==> flow/design.v <==
module S_AXI_LITE#(
		parameter integer S_AXI_LITE_SIZE = 5,
		parameter integer S_AXI_DATA_SIZE = 32 
		)(
		input S_AXI_ACLK,
		input S_AXI_ARESETN,
        input  [ 31 : 0] S_AXI_LITE_ARADDR,
        output S_AXI_LITE_ARREADY,
        input  S_AXI_LITE_ARVALID,
        output S_AXI_LITE_RVALID,
        input  S_AXI_LITE_RREADY,
        output [S_AXI_DATA_SIZE - 1: 0] S_AXI_LITE_RDATA,
        input  [ 31 : 0] S_AXI_LITE_AWADDR,
        output S_AXI_LITE_AWREADY,
        input  S_AXI_LITE_AWVALID,
        input  S_AXI_LITE_WVALID,
        output S_AXI_LITE_WREADY,
        input  [S_AXI_DATA_SIZE - 1: 0] S_AXI_LITE_WDATA,
        output S_AXI_LITE_BVALID,
        input S_AXI_LITE_BREADY
		);
		reg [S_AXI_DATA_SIZE - 1: 0] axi_reg0;
		reg [S_AXI_DATA_SIZE - 1: 0] axi_reg1;
		reg [S_AXI_DATA_SIZE - 1: 0] axi_reg2;
		reg [S_AXI_DATA_SIZE - 1: 0] axi_reg3;
		reg [S_AXI_DATA_SIZE - 1: 0] axi_reg4;
		reg [S_AXI_DATA_SIZE - 1: 0] axi_reg5;
        reg [ 31 : 0] axi_araddr ;
        reg [ 31 : 0] axi_awaddr ;
        reg [S_AXI_DATA_SIZE - 1: 0] axi_wdata;
        reg [S_AXI_DATA_SIZE - 1: 0] axi_rdata;
        reg awready;
        reg wready;
        reg awlatch;
        reg bvalid;
        reg axi_wen;
        reg axi_wack;
        reg arready;
        reg rvalid;
        reg axi_rvalid;
        assign S_AXI_LITE_AWREADY = awready;
        assign S_AXI_LITE_WREADY  = wready;
        assign S_AXI_LITE_BVALID = bvalid;
        assign S_AXI_LITE_ARREADY = arready;
        assign S_AXI_LITE_RVALID = axi_rvalid;
        assign S_AXI_LITE_RDATA = axi_rdata;
        always@(posedge S_AXI_ACLK)
          if(S_AXI_ARESETN == 'b0)
            bvalid <= 0;
          else if(S_AXI_LITE_BREADY && ~bvalid)
            bvalid <= 'b1;
          else
            bvalid <= 'b0;
        always@(posedge S_AXI_ACLK)
          if(S_AXI_ARESETN == 'b0)
            awready <= 'b0;
          else if(S_AXI_LITE_AWVALID && S_AXI_LITE_WVALID && ~awready)
            awready <= 'b1;
          else if(wready)
            awready <= 'b0;
          else
            awready <= awready;
        always@(posedge S_AXI_ACLK)
            if(S_AXI_ARESETN == 'b0)
                axi_awaddr <= 0;
            else if (awready)
                axi_awaddr <= S_AXI_LITE_AWADDR;
            else
                axi_awaddr <= axi_awaddr;
        always@(posedge S_AXI_ACLK)
          if(S_AXI_ARESETN == 'b0)
            wready <= 0;
          else if(S_AXI_LITE_WVALID && ~wready && awready)
            wready <= 'b1;
          else
            wready <= 'b0;
        always@(posedge S_AXI_ACLK)
          if(S_AXI_ARESETN == 'b0) begin
            axi_wdata <= 0;
            axi_wen <= 0;
          end else if(awready && wready) begin
            axi_wdata <= S_AXI_LITE_WDATA;
            axi_wen <= 'b1;
          end else if(axi_wen)
            axi_wen <= 'b0;
          else begin
            axi_wdata <= axi_wdata;
            axi_wen <= axi_wen;
          end
        always@(posedge S_AXI_ACLK)
          if(S_AXI_ARESETN == 'b0)begin
		    axi_reg0 <= 0;
		    axi_reg1 <= 0;
		    axi_reg2 <= 0;
		    axi_reg3 <= 0;
		    axi_reg4 <= 0;
		    axi_reg5 <= 0;
		  end else if (axi_awaddr[ S_AXI_LITE_SIZE - 1 :0] == 5'd0)begin
            if(axi_wen) begin
             axi_reg0<= axi_wdata;
             axi_wack <= 'b1;
            end else begin
             axi_reg0<= axi_reg0;
             axi_wack <= 'b0;
            end
		  end else if (axi_awaddr[ S_AXI_LITE_SIZE - 1 :0] == 5'd4)begin
            if(axi_wen) begin
             axi_reg1<= axi_wdata;
             axi_wack <= 'b1;
            end else begin
             axi_reg1<= axi_reg1;
             axi_wack <= 'b0;
            end
		  end else if (axi_awaddr[ S_AXI_LITE_SIZE - 1 :0] == 5'd8)begin
            if(axi_wen) begin
             axi_reg2<= axi_wdata;
             axi_wack <= 'b1;
            end else begin
             axi_reg2<= axi_reg2;
             axi_wack <= 'b0;
            end
		  end else if (axi_awaddr[ S_AXI_LITE_SIZE - 1 :0] == 5'd12)begin
            if(axi_wen) begin
             axi_reg3<= axi_wdata;
             axi_wack <= 'b1;
            end else begin
             axi_reg3<= axi_reg3;
             axi_wack <= 'b0;
            end
		  end else if (axi_awaddr[ S_AXI_LITE_SIZE - 1 :0] == 5'd16)begin
            if(axi_wen) begin
             axi_reg4<= axi_wdata;
             axi_wack <= 'b1;
            end else begin
             axi_reg4<= axi_reg4;
             axi_wack <= 'b0;
            end
		  end else if (axi_awaddr[ S_AXI_LITE_SIZE - 1 :0] == 5'd20)begin
            if(axi_wen) begin
             axi_reg5<= axi_wdata;
             axi_wack <= 'b1;
            end else begin
             axi_reg5<= axi_reg5;
             axi_wack <= 'b0;
            end
		  end
        always@(posedge  S_AXI_ACLK)
          if(S_AXI_ARESETN == 'b0)
            arready <= 'b0;
          else if(S_AXI_LITE_ARVALID && ~arready)
            arready <= 'b1;
          else
            arready <= 'b0;
        always@(posedge S_AXI_ACLK)
          if(S_AXI_ARESETN == 'b0)
            axi_araddr <= 0;
          else if(arready)
            axi_araddr <= S_AXI_LITE_ARADDR;
          else
            axi_araddr <= axi_araddr;
        always@(posedge  S_AXI_ACLK)
          if(S_AXI_ARESETN == 'b0)
            rvalid <= 'b0;
          else if(arready && S_AXI_LITE_RREADY && ~rvalid)
            rvalid <= 'b1;
          else
            rvalid <= 'b0;
        always@(posedge S_AXI_ACLK)
          if(S_AXI_ARESETN == 'b0)begin
            axi_rvalid <= 'b0;
            axi_rdata <= 'b0;
		  end else if(axi_araddr[ S_AXI_LITE_SIZE - 1 :0] == 5'd0)begin
            if(rvalid)begin
              axi_rdata <= axi_reg0;
              axi_rvalid <= 'b1;
            end else begin
              axi_rvalid <= 'b0;
              axi_rdata <= axi_rdata;
            end
		  end else if(axi_araddr[ S_AXI_LITE_SIZE - 1 :0] == 5'd4)begin
            if(rvalid)begin
              axi_rdata <= axi_reg1;
              axi_rvalid <= 'b1;
            end else begin
              axi_rvalid <= 'b0;
              axi_rdata <= axi_rdata;
            end
		  end else if(axi_araddr[ S_AXI_LITE_SIZE - 1 :0] == 5'd8)begin
            if(rvalid)begin
              axi_rdata <= axi_reg2;
              axi_rvalid <= 'b1;
            end else begin
              axi_rvalid <= 'b0;
              axi_rdata <= axi_rdata;
            end
		  end else if(axi_araddr[ S_AXI_LITE_SIZE - 1 :0] == 5'd12)begin
            if(rvalid)begin
              axi_rdata <= axi_reg3;
              axi_rvalid <= 'b1;
            end else begin
              axi_rvalid <= 'b0;
              axi_rdata <= axi_rdata;
            end
		  end else if(axi_araddr[ S_AXI_LITE_SIZE - 1 :0] == 5'd16)begin
            if(rvalid)begin
              axi_rdata <= axi_reg4;
              axi_rvalid <= 'b1;
            end else begin
              axi_rvalid <= 'b0;
              axi_rdata <= axi_rdata;
            end
		  end else if(axi_araddr[ S_AXI_LITE_SIZE - 1 :0] == 5'd20)begin
            if(rvalid)begin
              axi_rdata <= axi_reg5;
              axi_rvalid <= 'b1;
            end else begin
              axi_rvalid <= 'b0;
              axi_rdata <= axi_rdata;
            end
			end else begin
              axi_rvalid <= 'b0;
              axi_rdata <= axi_rdata;
            end
endmodule
Memo
Re: synthesis data of S_AXI_LITE

* Reports on S_AXI_LITE
Each step is given for the RTL above and for the edited RTL.
Lines under "unedited" count in the file above, lines under "edited" in the edited file.
"difference": "edited" minus "unedited" as printed here. "rel. change": 100 x difference / "unedited".
Operators carry their Yosys type and port widths (W data, S select, Z words).
A cell with n/a has no value.
- Top module :: S_AXI_LITE
- Clock :: S_AXI_ACLK
- Cell library :: sky130hd
- Corner :: tt_025C_1v80

* Edit of the RTL
Unified diff, file above to edited file.
A script made this edit. It changes what the design does and was not meant as an optimisation.
#+begin_src diff
@@ -39,5 +39,7 @@
         reg rvalid;
         reg axi_rvalid;
-        assign S_AXI_LITE_AWREADY = awready;
+        reg S_AXI_LITE_AWREADY_ff;
+        always @(posedge S_AXI_ACLK) S_AXI_LITE_AWREADY_ff <= awready;
+        assign S_AXI_LITE_AWREADY = S_AXI_LITE_AWREADY_ff;
         assign S_AXI_LITE_WREADY  = wready;
         assign S_AXI_LITE_BVALID = bvalid;
#+end_src

* Word level
Yosys after proc, flatten, opt, wreduce and memory -nomap, before mapping. Memory bits, and registers merged into a memory's read port (data or address), are not among the register bits. Print and check cells are not counted. Equal cells are merged and count once.
** Storage and ports
- output and inout port bits :: unedited 37, edited 37, difference 0, rel. change 0.00%
- bits of input ports :: unedited 103, edited 103, difference 0, rel. change 0.00%
- register bits :: unedited 273, edited 274, difference +1, rel. change +0.37%
- elaborated cells :: unedited 89, edited 90, difference +1, rel. change +1.12%
** Cells by class
- reduce/logical cells :: unedited 20, edited 20, difference 0, rel. change 0.00%
- bitwise logic cells :: unedited 10, edited 10, difference 0, rel. change 0.00%
- multiplexer cells :: unedited 26, edited 26, difference 0, rel. change 0.00%
- equal/unequal tests :: unedited 16, edited 16, difference 0, rel. change 0.00%
** Operators with widths
- $mux W1 :: unedited 14, edited 14, difference 0, rel. change 0.00%
- $mux W32 :: unedited 12, edited 12, difference 0, rel. change 0.00%
- $not A1 Y1 :: unedited 10, edited 10, difference 0, rel. change 0.00%
- $logic_and A1 B1 Y1 :: unedited 9, edited 9, difference 0, rel. change 0.00%
- $ne A2 B2 Y1 const B :: unedited 6, edited 6, difference 0, rel. change 0.00%
- $eq A5 B4 Y1 const B :: unedited 4, edited 4, difference 0, rel. change 0.00%
- $eq A5 B5 Y1 const B :: unedited 4, edited 4, difference 0, rel. change 0.00%
- $eq A5 B3 Y1 const B :: unedited 2, edited 2, difference 0, rel. change 0.00%
- $logic_not A5 Y1 :: unedited 2, edited 2, difference 0, rel. change 0.00%
- $reduce_and A7 Y1 :: unedited 2, edited 2, difference 0, rel. change 0.00%
- $reduce_and A2 Y1 :: unedited 1, edited 1, difference 0, rel. change 0.00%
- $reduce_and A3 Y1 :: unedited 1, edited 1, difference 0, rel. change 0.00%
- $reduce_and A4 Y1 :: unedited 1, edited 1, difference 0, rel. change 0.00%
- $reduce_and A5 Y1 :: unedited 1, edited 1, difference 0, rel. change 0.00%
- $reduce_and A6 Y1 :: unedited 1, edited 1, difference 0, rel. change 0.00%
- $reduce_bool A2 Y1 :: unedited 1, edited 1, difference 0, rel. change 0.00%
- $reduce_bool A6 Y1 :: unedited 1, edited 1, difference 0, rel. change 0.00%

* Depth
Depth = most cells in a row (Yosys ltp): at word level without a register or memory, in the mapped netlist without a sequential cell, where the memories' decode and read muxes count.
** Logic depth
- depth in word-level cells :: unedited 7, edited 7, difference 0, rel. change 0.00%
- ABC_AREA :: unedited 0, edited 0
- gate-level depth with buffers :: unedited 7, edited 7, difference 0, rel. change 0.00%
- mapped depth without buffers :: unedited 4, edited 4, difference 0, rel. change 0.00%

* Netlist
Yosys stat after the flow's synthesis: flattened, memories mapped to cells. It holds for the ABC_AREA given above (unset counts as 0); a run with the other value may have another netlist.
** Synthesis totals
- sequential area (sq um) :: unedited 5465.2, edited 5485.3, difference +20.1, rel. change +0.37%
- mapped cells :: unedited 1391, edited 1392, difference +1, rel. change +0.07%
- mapped flip-flops :: unedited 273, edited 274, difference +1, rel. change +0.37%
- buffer cells :: unedited 130, edited 130, difference 0, rel. change 0.00%
- synthesis area (sq um) :: unedited 11195.7, edited 11215.8, difference +20.1, rel. change +0.18%
** Cell types
- sky130_fd_sc_hd__dfxtp_1 :: unedited 273, edited 274, difference +1, rel. change +0.37%
- sky130_fd_sc_hd__nand2_1 :: unedited 389, edited 389, difference 0, rel. change 0.00%
- sky130_fd_sc_hd__a21oi_1 :: unedited 226, edited 226, difference 0, rel. change 0.00%
- sky130_fd_sc_hd__clkbuf_1 :: unedited 82, edited 82, difference 0, rel. change 0.00%
- sky130_fd_sc_hd__o21ai_0 :: unedited 50, edited 50, difference 0, rel. change 0.00%
- sky130_fd_sc_hd__nor2_1 :: unedited 46, edited 46, difference 0, rel. change 0.00%
- sky130_fd_sc_hd__mux2i_1 :: unedited 42, edited 42, difference 0, rel. change 0.00%
- sky130_fd_sc_hd__buf_2 :: unedited 35, edited 35, difference 0, rel. change 0.00%
- sky130_fd_sc_hd__nand3_1 :: unedited 35, edited 35, difference 0, rel. change 0.00%
- sky130_fd_sc_hd__a22o_1 :: unedited 32, edited 32, difference 0, rel. change 0.00%
- sky130_fd_sc_hd__a211oi_1 :: unedited 31, edited 31, difference 0, rel. change 0.00%
- sky130_fd_sc_hd__and3_1 :: unedited 26, edited 26, difference 0, rel. change 0.00%
- sky130_fd_sc_hd__o32ai_1 :: unedited 21, edited 21, difference 0, rel. change 0.00%
- sky130_fd_sc_hd__a21boi_0 :: unedited 17, edited 17, difference 0, rel. change 0.00%
- sky130_fd_sc_hd__o211ai_1 :: unedited 10, edited 10, difference 0, rel. change 0.00%
- sky130_fd_sc_hd__buf_1 :: unedited 9, edited 9, difference 0, rel. change 0.00%
- sky130_fd_sc_hd__o221ai_1 :: unedited 9, edited 9, difference 0, rel. change 0.00%
- sky130_fd_sc_hd__o22a_1 :: unedited 9, edited 9, difference 0, rel. change 0.00%
The list need not be complete.

* Timing after synthesis
Source: OpenSTA report_checks on the synthesized netlist (no wires, ideal clock, input and output delay 20% of the period each), path of least setup slack; recovery checks are left aside. Register names are those of the netlist, which keeps one name where synthesis merged equal registers.
** Path after synthesis
- path kind :: unedited input -> register, edited input -> register
- start :: unedited input S_AXI_ARESETN, edited input S_AXI_ARESETN
- end :: unedited register axi_wdata[10], edited register axi_wdata[10]
- buffers on the path :: unedited 2, edited 2, difference 0, rel. change 0.00%
- input delay (ns) :: unedited 0.800, edited 0.800, difference 0.000, rel. change 0.00%
- data arrival time (ns) :: unedited 1.869, edited 1.869, difference 0.000, rel. change 0.00%
- setup slack (ns) :: unedited 2.072, edited 2.072, difference 0.000
- driving pins on the path :: unedited 5, edited 5, difference 0, rel. change 0.00%
- period (ns) :: unedited 4.0, edited 4.0, difference 0.0, rel. change 0.00%
- launch time at the first pin (ns) :: unedited 0.800, edited 0.800, difference 0.000, rel. change 0.00%
- delay of the path (ns) :: unedited 1.129, edited 1.129, difference 0.000, rel. change 0.00%
- library setup time (ns) :: unedited 0.060, edited 0.060, difference 0.000
- data required time (ns) :: unedited 3.940, edited 3.940, difference 0.000, rel. change 0.00%
- synthesis period reached (ns) :: unedited 1.928, edited 1.928, difference 0.000, rel. change 0.00%
"delay of the path" is the arrival time less input delay plus setup time.
"driving pins on the path": output pins that drive a net of the path, with the launching flip-flop's if there is one; two outputs of one cell count as two.
"synthesis period reached" is the clock period less the worst setup slack; recovery checks do not enter. This is arithmetic on one report: input and output delays are still those of the set period (20% each).
A register here has more assigning lines than the two given.
Between the ends, after synthesis, unedited:
- Cell sequence :: sky130_fd_sc_hd__clkbuf_1 > sky130_fd_sc_hd__inv_2 > sky130_fd_sc_hd__a21oi_1 > sky130_fd_sc_hd__clkbuf_1 > sky130_fd_sc_hd__a22o_1
** RTL lines, path after synthesis, unedited
- from (decl) :: line 6 : input S_AXI_ARESETN,
- to (assign) :: line 79 : axi_wdata <= 0;
- to (assign) :: line 87 : axi_wdata <= axi_wdata;
- to (decl) :: line 30 : reg [S_AXI_DATA_SIZE - 1: 0] axi_wdata;
unedited: No chain of elaborated cells between the ends is given.
Between the ends, after synthesis, edited:
- Cell sequence :: sky130_fd_sc_hd__clkbuf_1 > sky130_fd_sc_hd__inv_2 > sky130_fd_sc_hd__a21oi_1 > sky130_fd_sc_hd__clkbuf_1 > sky130_fd_sc_hd__a22o_1
** RTL lines, path after synthesis, edited
- from (decl) :: line 6 : input S_AXI_ARESETN,
- to (assign) :: line 81 : axi_wdata <= 0;
- to (assign) :: line 89 : axi_wdata <= axi_wdata;
- to (decl) :: line 30 : reg [S_AXI_DATA_SIZE - 1: 0] axi_wdata;
edited: No chain of elaborated cells between the ends is given.

* Worst path after layout
From the final timing report of each run of pair 1: the path of least setup slack in the routed layout; clock arrival at registers is part of the times.
** Path after layout
- path kind :: unedited register -> output, edited register -> output
- start :: unedited register arready, edited register arready
- end :: unedited output S_AXI_LITE_ARREADY, edited output S_AXI_LITE_ARREADY
- buffers on the path :: unedited 1, edited 1, difference 0, rel. change 0.00%
- setup slack (ns) :: unedited 0.42, edited 0.41, difference -0.01
- data required time (ns) :: unedited 2.11, edited 2.11, difference 0.00, rel. change 0.00%
- period (ns) :: unedited 2.64, edited 2.64, difference 0.00, rel. change 0.00%
- driving pins on the path :: unedited 2, edited 2, difference 0, rel. change 0.00%
- data arrival time (ns) :: unedited 1.69, edited 1.70, difference +0.01, rel. change +0.59%
- launch time at the first pin (ns) :: unedited 0.54, edited 0.54, difference 0.00, rel. change 0.00%
- output delay (ns) :: unedited 0.53, edited 0.53, difference 0.00, rel. change 0.00%
A register here has more assigning lines than the two given.
Between the ends, after layout, unedited:
- Cell sequence :: sky130_fd_sc_hd__dfxtp_1 > sky130_fd_sc_hd__clkdlybuf4s50_1
- Length of the longest elaborated chain :: 0
- Elaborated cells between the ends (all ways) :: 0
- Source lines of those cells :: 0
** RTL lines, path after layout, unedited
- from (decl) :: line 38 : reg arready;
- from (assign) :: line 149 : arready <= 'b0;
- from (assign) :: line 151 : arready <= 'b1;
- to (decl) :: line 8 : output S_AXI_LITE_ARREADY,
Between the ends, after layout, edited:
- Cell sequence :: sky130_fd_sc_hd__dfxtp_1 > sky130_fd_sc_hd__clkdlybuf4s50_1
- Length of the longest elaborated chain :: 0
- Elaborated cells between the ends (all ways) :: 0
- Source lines of those cells :: 0
** RTL lines, path after layout, edited
- from (decl) :: line 38 : reg arready;
- from (assign) :: line 151 : arready <= 'b0;
- from (assign) :: line 153 : arready <= 'b1;
- to (decl) :: line 8 : output S_AXI_LITE_ARREADY,

* Flow runs
Runs of the flow (Yosys, OpenROAD) on both versions; the two runs of a pair have the same settings. The constraints put input and output delay at 20% of the set period each and load the outputs with 0.01 pF.
Flow settings, pair 1:
- CORE_UTILIZATION :: 40
- period_ns :: 2.64
- CAP_MARGIN :: 20
- CORE_MARGIN :: 2
- SLEW_MARGIN :: 20
** Results, pair 1
- die outline area (sq um) :: unedited 29343.7, edited 29395.1, difference +51.4, rel. change +0.18%
- power (mW) :: unedited 8.663, edited 8.564, difference -0.099, rel. change -1.14%
- utilization :: unedited 0.48, edited 0.479, difference -0.001
- clock period reached (ns) :: unedited 2.220, edited 2.226, difference +0.006, rel. change +0.27%
- setup slack of the worst path (ns) :: unedited 0.420, edited 0.414, difference -0.006
- cell area after synthesis (sq um) :: unedited 11195.7, edited 11215.8, difference +20.1, rel. change +0.18%
- post-route setup TNS (ns) :: unedited 0.000, edited 0.000, difference 0.000
Flow settings, pair 2:
- CELL_PAD_IN_SITES_GLOBAL_PLACEMENT :: 2
- CORE_UTILIZATION :: 46
- CTS_CLUSTER_SIZE :: 70
- GPL_TIMING_DRIVEN :: 1
- MIN_ROUTING_LAYER :: met1
- PLACE_DENSITY :: 0.46
- TNS_END_PERCENT :: 70
- period_ns :: 1.73
- CAP_MARGIN :: 20
- CORE_MARGIN :: 2
- SLEW_MARGIN :: 20
** Results, pair 2
- die outline area (sq um) :: unedited 25603.2, edited 25646.4, difference +43.2, rel. change +0.17%
- power (mW) :: unedited 13.813, edited 13.546, difference -0.267, rel. change -1.93%
- utilization :: unedited 0.58, edited 0.576, difference -0.004
- clock period reached (ns) :: unedited 1.677, edited 1.643, difference -0.034, rel. change -2.03%
- setup slack of the worst path (ns) :: unedited 0.053, edited 0.087, difference +0.034
- cell area after synthesis (sq um) :: unedited 11195.7, edited 11215.8, difference +20.1, rel. change +0.18%
- post-route setup TNS (ns) :: unedited 0.000, edited 0.000, difference 0.000
By "clock period reached" is meant the clock period of the run minus its worst setup slack. This is arithmetic on one report: input and output delays are still those of the set period (20% each).
"power" rests on the timing tool's default activity at the inputs, not on a simulated workload.
